==> flow/design.v <==
`timescale 1ns / 1ps
module OV7670_MemController (
    input  logic        clk,
    input  logic        reset,
    input  logic        href,
    input  logic        vsync,
    input  logic [ 7:0] ov7670_data,
    output logic        we,
    output logic [16:0] wAddr,
    output logic [15:0] wData,
    output logic        camera_dp_en,
    output logic        v_finish_camera,
    output logic [ 9:0] x_pixel_camera,
    output logic [ 9:0] y_pixel_camera
);
    logic [15:0] pixel_data;
    logic [ 9:0] h_counter;   
    logic [ 9:0] v_counter;   
    assign wAddr = v_counter * 320 + h_counter[9:1];
    assign wData = pixel_data;
    assign x_pixel_camera = h_counter / 2;
    assign y_pixel_camera = v_counter;
    assign camera_dp_en = ((x_pixel_camera < 320) && (y_pixel_camera < 240));
    always_ff @(posedge clk, posedge reset) begin
        if (reset) begin
            h_counter  <= 0;
            pixel_data <= 0;
            we         <= 1'b0;
        end else begin
            if (href) begin
                h_counter <= h_counter + 1;
                if (h_counter[0] == 0) begin
                    pixel_data[15:8] <= ov7670_data;
                    we               <= 1'b0;
                end else begin
                    pixel_data[7:0] <= ov7670_data;
                    we              <= 1'b1;
                end
            end else begin
                h_counter <= 0;
                we        <= 1'b0;
            end
        end
    end
    always_ff @(posedge clk, posedge reset) begin
        if (reset) begin
            v_counter <= 0;
        end else begin
            if (vsync) begin
                v_counter <= 0;
            end else begin
                if (h_counter == (320 * 2 - 1)) begin
                    v_counter <= v_counter + 1;
                end
            end
        end
    end
    logic v_sync_flag;
    always_ff @(posedge clk or posedge reset) begin
        if (reset) begin
            v_sync_flag <= 0;
            v_finish_camera <= 0;
        end else if (vsync) begin
            if (!v_sync_flag) begin
                v_sync_flag <= 1;
                v_finish_camera <= 1;
            end else begin
                v_finish_camera <= 0;
            end
        end else begin
            v_sync_flag <= 0;
            v_finish_camera <= 0;
        end
    end
endmodule
module negedge_detect (
    input  logic clk,
    input  logic reset,
    input  logic x,
    output logic o_tick
);
    logic tmp_reg;
    always_ff @(posedge clk or posedge reset) begin
        if (reset) begin
            tmp_reg <= 0;
        end else begin
            tmp_reg <= x;
        end
    end
    assign o_tick = (~x) & tmp_reg;
endmodule
`timescale 1ns / 1ps
module rgb_to_hsv (
    input  logic [4:0] r_data,
    input  logic [5:0] g_data,
    input  logic [4:0] b_data,
    output logic [1:0] r_g_decision,     
    output logic [7:0] s_data,
    output logic [7:0] v_data
);
    localparam GREEN_R_MAX_THRESHOLD = 120;
    localparam GREEN_G_MIN_THRESHOLD = 180;
    localparam GREEN_B_MAX_THRESHOLD = 120;
    localparam RED_R_MIN_THRESHOLD = 190;
    localparam RED_G_MAX_THRESHOLD = 100;
    localparam RED_B_MAX_THRESHOLD = 100;
    logic [7:0] r_8b;
    logic [7:0] g_8b;
    logic [7:0] b_8b;
    logic [7:0] max_val;
    logic [7:0] min_val;
    assign r_8b = {r_data, r_data[4:2]};
    assign g_8b = {g_data, g_data[5:4]};
    assign b_8b = {b_data, b_data[4:2]};
    always_comb begin
        if ((g_8b >= GREEN_G_MIN_THRESHOLD) && (r_8b <= GREEN_R_MAX_THRESHOLD) && (b_8b <= GREEN_B_MAX_THRESHOLD)) begin
            r_g_decision = 1;
        end
        else if ((r_8b >= RED_R_MIN_THRESHOLD) && (g_8b <= RED_G_MAX_THRESHOLD) && (b_8b <= RED_B_MAX_THRESHOLD)) begin
            r_g_decision = 0;
        end else begin
            r_g_decision = 2;
        end
    end
    find_max_val U_MAX_VAL (
        .x1 (r_8b),
        .x2 (g_8b),
        .x3 (b_8b),
        .max(max_val)
    );
    find_min_val U_MIN_VAL (
        .x1 (r_8b),
        .x2 (g_8b),
        .x3 (b_8b),
        .min(min_val)
    );
    assign v_data = max_val;
    always_comb begin
        if (!max_val) begin
            s_data = 0;
        end else begin
            s_data = ((max_val - min_val) * 255) / max_val;
        end
    end
endmodule
module find_max_val (
    input  logic [7:0] x1,
    input  logic [7:0] x2,
    input  logic [7:0] x3,
    output logic [7:0] max
);
    logic [7:0] temp_max;
    assign temp_max = (x1 > x2) ? x1 : x2;
    assign max = (temp_max > x3) ? temp_max : x3;
endmodule
module find_min_val (
    input  logic [7:0] x1,
    input  logic [7:0] x2,
    input  logic [7:0] x3,
    output logic [7:0] min
);
    logic [7:0] temp_min;
    assign temp_min = (x1 < x2) ? x1 : x2;
    assign min = (temp_min < x3) ? temp_min : x3;
endmodule
`timescale 1ns / 1ps
module Label_Gen (
    input  logic [7:0] s_data,
    input  logic [7:0] v_data,
    input  logic [1:0] r_g_decision,
    output logic [2:0] label_data
);
    localparam ROAD = 0;
    localparam WALK_ROAD = 1;
    localparam BACKGROUND = 2;
    localparam CAR = 3;
    localparam HUMAN = 4;
    localparam ROAD_V_THRESHOLD = 38;
    localparam ROAD_S_THRESHOLD = 77;
    localparam WALK_V_THRESHOLD = 179;
    localparam WALK_S_THRESHOLD = 51;
    always_comb begin
        if (r_g_decision == 0) begin
            label_data = CAR;
        end 
        else if (r_g_decision == 1) begin
            label_data = HUMAN;
        end 
        else if ((v_data >= WALK_V_THRESHOLD) && (s_data <= WALK_S_THRESHOLD)) begin
            label_data = WALK_ROAD;
        end
        else if((v_data <= ROAD_V_THRESHOLD) && (s_data <= ROAD_S_THRESHOLD)) begin
            label_data = ROAD;
        end 
        else begin
            label_data = BACKGROUND;
        end
    end
endmodule
`timescale 1ns / 1ps
module cam_pixel_labeler (
    input  logic        clk,
    input  logic        reset,
    input  logic        href,
    input  logic        vsync,
    input  logic [ 7:0] ov7670_data,
    output logic        we,
    output logic [16:0] wAddr,
    output logic [ 2:0] label_data,
    output logic        camera_dp_en,
    output logic        v_finish_camera,
    output logic [ 9:0] x_pixel_camera,
    output logic [ 9:0] y_pixel_camera
);
    logic [15:0] ov7670_wData;
    logic [ 1:0] r_g_decision;
    logic [ 7:0] s_data;
    logic [ 7:0] v_data;
    OV7670_MemController U_OV7670_MemController (
        .clk            (clk),
        .reset          (reset),
        .href           (href),
        .vsync          (vsync),
        .ov7670_data    (ov7670_data),
        .we             (we),
        .wAddr          (wAddr),
        .wData          (ov7670_wData),
        .camera_dp_en   (camera_dp_en),
        .v_finish_camera(v_finish_camera),
        .x_pixel_camera (x_pixel_camera),
        .y_pixel_camera (y_pixel_camera)
    );
    rgb_to_hsv U_rgb_to_hsv (
        .r_data      (ov7670_wData[15:11]),
        .g_data      (ov7670_wData[10:5]),
        .b_data      (ov7670_wData[4:0]),
        .s_data      (s_data),
        .v_data      (v_data),
        .r_g_decision(r_g_decision)
    );
    Label_Gen U_Label_Gen (
        .r_g_decision(r_g_decision),
        .s_data      (s_data),
        .v_data      (v_data),
        .label_data  (label_data)
    );
endmodule
Step by step through the tools: cam_pixel_labeler
Tool output for the design above, in the order of the flow.
Line numbers count from 1 in the design file above.
Cell names lack the library's common part.
{ "design": {"top_module": "cam_pixel_labeler", "clock": "clk", "cell_library": "sky130hd", "lib_corner": "tt_025C_1v80"} }

Word level
Counts by Yosys on the flattened word-level netlist (proc, flatten, opt, wreduce; memories kept). Register bits leave out memories and registers merged into their read ports (data or address). Print and check cells are left out. Cells with the same type and inputs are merged into one.
{ "classes": {"muxes": 19, "cmp": 16, "eq_ne": 2, "div_mod_pow": 1, "mul": 2, "addsub": 4, "bitwise": 1, "reduce_and_logical": 12} }
{ "ops": {"columns": ["operator", "count"], "rows": [
  ["32-bit by 8-bit divider with 32-bit output", 1],
  ["32-bit by 8-bit multiplier with 32-bit output (second input constant)", 1],
  ["8-bit by 7-bit less-or-equal comparator with 1-bit output (second input constant)", 5],
  ["8-bit 2-to-1 mux", 5],
  ["10-bit by 3-bit multiplier with 11-bit output (second input constant)", 1],
  ["10-bit 2-to-1 mux", 3],
  ["8-bit >= comparator (second input constant)", 3],
  ["10-bit by 1-bit adder with 10-bit output (second input constant)", 2],
  ["17-bit by 9-bit adder with 17-bit output", 1],
  ["8-bit by 6-bit less-or-equal comparator with 1-bit output (second input constant)", 2],
  ["8-bit > comparator", 2],
  ["8-bit < comparator", 2],
  ["10-bit equality test (second input constant)", 1],
  ["10-bit by 8-bit < comparator with 1-bit output (second input constant)", 1],
  ["8-bit by 8-bit subtractor with 9-bit output", 1],
  ["9-bit < comparator (second input constant)", 1],
  ["3-bit 2-to-1 mux", 3],
  ["8-bit logical NOT", 1],
  ["1-bit logical AND", 7],
  ["2-bit 2-to-1 mux", 3],
  ["1-bit 2-to-1 mux", 5],
  ["2-bit AND reduction", 2],
  ["2-bit by 1-bit equality test with 1-bit output (second input constant)", 1],
  ["2-bit logical NOT", 1],
  ["2-bit nonzero test", 1],
  ["1-bit inverter", 1]
]} }
{ "word_totals": {"inputBits": 12, "output_inout_bits": 43, "ff_bits": 39, "word_cells": 64} }

Logic depth
Yosys ltp: most cells in a row. Word level: on the elaborated netlist, between registers, memories and ports. Mapped: between sequential cells and ports; inverters and the memories' decode and read muxes count.
{ "depth": {"ltp_word": 14, "ABC_AREA": 0, "mapped_depth": 478, "ltp_nobuf": 448} }

Netlist
Source: synth_stat.txt of the flow (Yosys; design flattened, memories mapped). It holds for the ABC_AREA given above (unset counts as 0); a run with the other value may have another netlist.
The area totals of this step are shown rounded.
{ "mapped": {"ff_cells": 39, "cell_count": 3185, "synth_area_mm2": 0.024, "sequential_area_mm2": 0.000976, "buf_cells": 96} }
{ "types": {"columns": ["cell", "count", "area_total_um2"], "rows": [
  ["ha_1", 301, 3.77E+03],
  ["o21a_1", 154, 1.16E+03],
  ["xnor2_1", 130, 1.14E+03],
  ["a21oi_1", 207, 1.04E+03],
  ["nand2_1", 277, 1.04E+03],
  ["dfrtp_1", 39, 975.936],
  ["nor2_1", 248, 930.893],
  ["nor3_1", 183, 915.878],
  ["xor2_1", 72, 630.605],
  ["fa_1", 31, 620.595],
  ["o21ai_0", 114, 570.547],
  ["o31ai_1", 75, 563.04],
  ["inv_1", 149, 559.286],
  ["mux2_2", 48, 540.518],
  ["mux2i_1", 47, 470.451],
  ["nand3_1", 81, 405.389],
  ["a21o_1", 48, 360.346],
  ["nand4_1", 45, 281.52]
]} }
Other cell types: 156; their cells: 936.
The figures by module come from a second, unflattened synthesis with its own total; it is not the netlist above.
{ "hier_totals": {"cells_unflattened": 3569, "area_unflattened_mm2": 0.0255} }
Each row is one instance without its submodules.
{ "modules": {"columns": ["mod", "seq_area_mm2", "n_inst", "cells", "mod_area_mm2"], "rows": [
  ["rgb_to_hsv", 0, 1, 3173, 0.0218],
  ["OV7670_MemController", 0.000976, 1, 213, 0.00234],
  ["find_max_val", 0, 1, 98, 0.000688],
  ["find_min_val", 0, 1, 71, 0.000571],
  ["Label_Gen", 0, 1, 14, 0.0000938],
  ["cam_pixel_labeler", 0, 1, 0, 0]
]} }

Timing after synthesis
OpenSTA on the mapped netlist: ideal clock, no wires. The path of least setup slack (recovery checks aside). Input and output delay are each 20% of the period. Register names are those of the netlist, which keeps one name where synthesis merged equal registers.
{ "synth_path": {"path_type": "reg-to-output", "start": "register U_OV7670_MemController.pixel_data[6]", "end": "output port label_data[1]", "period_ps": 150000, "n_path_buf": 33, "t_required_ps": 120000, "path_delay_ps": 87373, "output_delay_ps": 30000, "path_slack_ps": 32627, "driving_pins": 457, "t_first_pin_ps": 0, "t_arrival_ps": 87373, "period_less_setup_slack_ps": 117373} }
"path_delay_ps" = arrival - input delay + setup time.
At an output port there is no setup time.
"driving_pins" counts driving pins, that of a launching flip-flop among them; a cell with two outputs on the path counts twice.
"period_less_setup_slack_ps" = period - worst setup slack (recovery checks aside). The figure is calculated, with input and output delays left at 20% of the set period.
The rows between start and end are the longest chain of elaborated cells between them; the timing report does not say that the signal goes this way. Where chains are equally long, one stands for them.
A line is the first line of the expression or statement that the cell stems from. Yosys adds cells for indexed reads and writes and turns some case tables into memories.
{ "synth_via": {"cell_sequence": "dfrtp_1 > inv_1 > ha_1 > and4_1 > nand2b_1 > a21o_1 > buf_4 > a21o_1 > and2_1 > ha_1 > nand2_1 > nor3_1 > a31oi_4 > and2_4 > buf_12 > a21oi_1 > inv_1 > ha_1 > [421 not listed] > and3_2 > buf_4 > nand2_1 > o31ai_1 > ha_1 > o21a_1 > o21ai_0 > nand2b_1 > a21o_1 > a21o_1 > a21o_1 > a21oi_1 > nand2_1 > nor4_1 > nand4_1 > nor2_1 > o211ai_4 > a21o_1", "elab_chain_len": 14, "cells_between": 33, "lines_between": 12, "classes_between": "add/sub: 1; mul: 1; div: 1; compare: 10; eq/ne: 1; mux: 11; reduce/logical: 8"} }
{ "synth_lines": {"columns": ["item", "line_no", "text"], "rows": [
  ["start, declared", 16, "logic [15:0] pixel_data;"],
  ["start, assigned", 27, "pixel_data <= 0;"],
  ["start, assigned", 36, "pixel_data[7:0] <= ov7670_data;"],
  ["8-bit > comparator", 153, "assign temp_max = (x1 > x2) ? x1 : x2;"],
  ["8-bit 2-to-1 mux", 153, null],
  ["8-bit > comparator", 154, "assign max = (temp_max > x3) ? temp_max : x3;"],
  ["8-bit 2-to-1 mux", 154, null],
  ["8-bit by 8-bit subtractor with 9-bit output", 142, "s_data = ((max_val - min_val) * 255) / max_val;"],
  ["32-bit by 8-bit multiplier with 32-bit output", 142, null],
  ["32-bit by 8-bit divider with 32-bit output", 142, null],
  ["8-bit 2-to-1 mux", 139, "if (!max_val) begin"],
  ["8-bit by 7-bit less-or-equal comparator with 1-bit output", 192, "else if((v_data <= ROAD_V_THRESHOLD) && (s_data <= ROAD_S_THRESHOLD)) begin"],
  ["1-bit logical AND", 192, null],
  ["2-bit 2-to-1 mux", 192, null],
  ["3-bit 2-to-1 mux", 189, "else if ((v_data >= WALK_V_THRESHOLD) && (s_data <= WALK_S_THRESHOLD)) begin"],
  ["3-bit 2-to-1 mux", 186, "else if (r_g_decision == 1) begin"],
  ["3-bit 2-to-1 mux", 183, "if (r_g_decision == 0) begin"],
  ["end, declared", 209, "output logic [ 2:0] label_data,"]
]} }

Path in the finished layout
Path of least setup slack in the final report of run 1 (OpenROAD, finished layout, wires in). Where an end is a register, its clock arrival counts in the times.
The path's times are printed in steps of 10 ps; the period is the one set.
{ "layout_path": {"path_type": "reg-to-output", "start": "register U_OV7670_MemController.pixel_data[10]", "end": "output port label_data[1]", "driving_pins": 444, "n_path_buf": 15, "t_first_pin_ps": 280, "t_required_ps": 88800, "output_delay_ps": 22200, "t_arrival_ps": 85250, "period_ps": 111000, "path_slack_ps": 3550} }
The rows between start and end are the longest chain of elaborated cells between them; the timing report does not say that the signal goes this way. Where chains are equally long, one stands for them.
{ "layout_via": {"cell_sequence": "dfrtp_2 > inv_1 > ha_1 > nor2b_1 > o211ai_2 > a21boi_4 > or2_4 > o21ai_1 > ha_1 > nand4_1 > a21oi_2 > buf_4 > a21oi_1 > o31ai_2 > buf_2 > a21oi_2 > inv_1 > ha_1 > [408 not listed] > nor2_2 > a21oi_2 > ha_1 > o21a_1 > o21a_1 > o21ai_0 > nand2b_1 > a21o_1 > a21o_1 > a21o_1 > a21oi_1 > nand2_1 > nor4_2 > nand4_1 > nor2_2 > o211ai_4 > a21o_1 > clkdlybuf4s50_1", "elab_chain_len": 14, "cells_between": 33, "lines_between": 12, "classes_between": "add/sub: 1; mul: 1; div: 1; compare: 10; eq/ne: 1; mux: 11; reduce/logical: 8"} }
{ "layout_lines": {"columns": ["item", "line_no", "text"], "rows": [
  ["start, declared", 16, "logic [15:0] pixel_data;"],
  ["start, assigned", 27, "pixel_data <= 0;"],
  ["start, assigned", 33, "pixel_data[15:8] <= ov7670_data;"],
  ["8-bit > comparator", 153, "assign temp_max = (x1 > x2) ? x1 : x2;"],
  ["8-bit 2-to-1 mux", 153, null],
  ["8-bit > comparator", 154, "assign max = (temp_max > x3) ? temp_max : x3;"],
  ["8-bit 2-to-1 mux", 154, null],
  ["8-bit by 8-bit subtractor with 9-bit output", 142, "s_data = ((max_val - min_val) * 255) / max_val;"],
  ["32-bit by 8-bit multiplier with 32-bit output", 142, null],
  ["32-bit by 8-bit divider with 32-bit output", 142, null],
  ["8-bit 2-to-1 mux", 139, "if (!max_val) begin"],
  ["8-bit by 7-bit less-or-equal comparator with 1-bit output", 192, "else if((v_data <= ROAD_V_THRESHOLD) && (s_data <= ROAD_S_THRESHOLD)) begin"],
  ["1-bit logical AND", 192, null],
  ["2-bit 2-to-1 mux", 192, null],
  ["3-bit 2-to-1 mux", 189, "else if ((v_data >= WALK_V_THRESHOLD) && (s_data <= WALK_S_THRESHOLD)) begin"],
  ["3-bit 2-to-1 mux", 186, "else if (r_g_decision == 1) begin"],
  ["3-bit 2-to-1 mux", 183, "if (r_g_decision == 0) begin"],
  ["end, declared", 209, "output logic [ 2:0] label_data,"]
]} }

Design cam_pixel_labeler on sky130hd. What follows are 6 stored runs of the flow, each under its own settings; their order means nothing. The constraints put input and output delay at 20% of the set period each and load the outputs with 0.01 pF.
"timing.achieved_period_ps" = clock period - worst setup slack. The figure is calculated, with input and output delays left at 20% of the set period.
Measured values are rounded.
[
  {
    "run": "run 1",
    "settings": { "CORE_ASPECT_RATIO": 1.33, "CORE_UTILIZATION": 56, "CTS_CLUSTER_DIAMETER": 212, "CTS_CLUSTER_SIZE": 72, "MAX_ROUTING_LAYER": "met4", "MIN_ROUTING_LAYER": "met2", "PLACE_DENSITY_LB_ADDON": 0.21, "period_ns": 111.0, "CAP_MARGIN": 20, "CORE_MARGIN": 2, "SLEW_MARGIN": 20 },
    "results": { "synthesis_area_mm2": 0.024, "final_die_area_mm2": 0.0445, "finish.utilization_pct": 64.2, "timing.setup.ws_ps": 3550, "setup_tns_ps": 0, "final_hold_ws_ps": 411, "timing.achieved_period_ps": 107450 }
  },
  {
    "run": "run 2",
    "settings": { "CAP_MARGIN": 30, "CELL_PAD_IN_SITES_DETAIL_PLACEMENT": 2, "CORE_MARGIN": 8, "CORE_UTILIZATION": 65, "CTS_CLUSTER_SIZE": 55, "GPL_TIMING_DRIVEN": 1, "MIN_ROUTING_LAYER": "met2", "PLACE_DENSITY": 0.77, "SETUP_SLACK_MARGIN": 1.7, "SLEW_MARGIN": 5, "TNS_END_PERCENT": 95, "period_ns": 130.0 },
    "outcome": "no results, placement failed with DPL-0033"
  },
  {
    "run": "run 3",
    "settings": { "CAP_MARGIN": 30, "CORE_MARGIN": 10, "CORE_UTILIZATION": 65, "GPL_TIMING_DRIVEN": 1, "PLACE_DENSITY": 0.77, "SETUP_SLACK_MARGIN": 5.0, "SLEW_MARGIN": 25, "TNS_END_PERCENT": 95, "period_ns": 130.0 },
    "results": { "synthesis_area_mm2": 0.024, "final_die_area_mm2": 0.045, "finish.utilization_pct": 69.3, "timing.setup.ws_ps": 11500, "setup_tns_ps": 0, "final_hold_ws_ps": 393, "timing.achieved_period_ps": 118505 }
  },
  {
    "run": "run 4",
    "settings": { "CORE_UTILIZATION": 46, "period_ns": 131.0, "CAP_MARGIN": 20, "CORE_MARGIN": 2, "SLEW_MARGIN": 20 },
    "results": { "synthesis_area_mm2": 0.024, "final_die_area_mm2": 0.054, "finish.utilization_pct": 49.0, "timing.setup.ws_ps": 8440, "setup_tns_ps": 0, "final_hold_ws_ps": 398, "timing.achieved_period_ps": 122560 }
  },
  {
    "run": "run 5",
    "settings": { "ABC_AREA": 1, "CELL_PAD_IN_SITES_DETAIL_PLACEMENT": 0, "CORE_MARGIN": 4, "CORE_UTILIZATION": 52, "CTS_CLUSTER_SIZE": 41, "GPL_TIMING_DRIVEN": 0, "PLACE_DENSITY_LB_ADDON": 0.24, "TNS_END_PERCENT": 85, "period_ns": 186.0, "CAP_MARGIN": 20, "SLEW_MARGIN": 20 },
    "results": { "synthesis_area_mm2": 0.0266, "final_die_area_mm2": 0.0549, "finish.utilization_pct": 56.2, "timing.setup.ws_ps": 66400, "setup_tns_ps": 0, "final_hold_ws_ps": 398, "timing.achieved_period_ps": 119558 }
  },
  {
    "run": "run 6",
    "settings": { "CORE_ASPECT_RATIO": 1.33, "CORE_UTILIZATION": 21, "CTS_CLUSTER_DIAMETER": 212, "CTS_CLUSTER_SIZE": 72, "MAX_ROUTING_LAYER": "met4", "MIN_ROUTING_LAYER": "met2", "PLACE_DENSITY_LB_ADDON": 0.21, "SETUP_SLACK_MARGIN": 5.0, "period_ns": 111.0, "CAP_MARGIN": 20, "CORE_MARGIN": 2, "SLEW_MARGIN": 20 },
    "results": { "synthesis_area_mm2": 0.024, "final_die_area_mm2": 0.117, "finish.utilization_pct": 26.0, "timing.setup.ws_ps": 7240, "setup_tns_ps": 0, "final_hold_ws_ps": 394, "timing.achieved_period_ps": 103758 }
  }
]
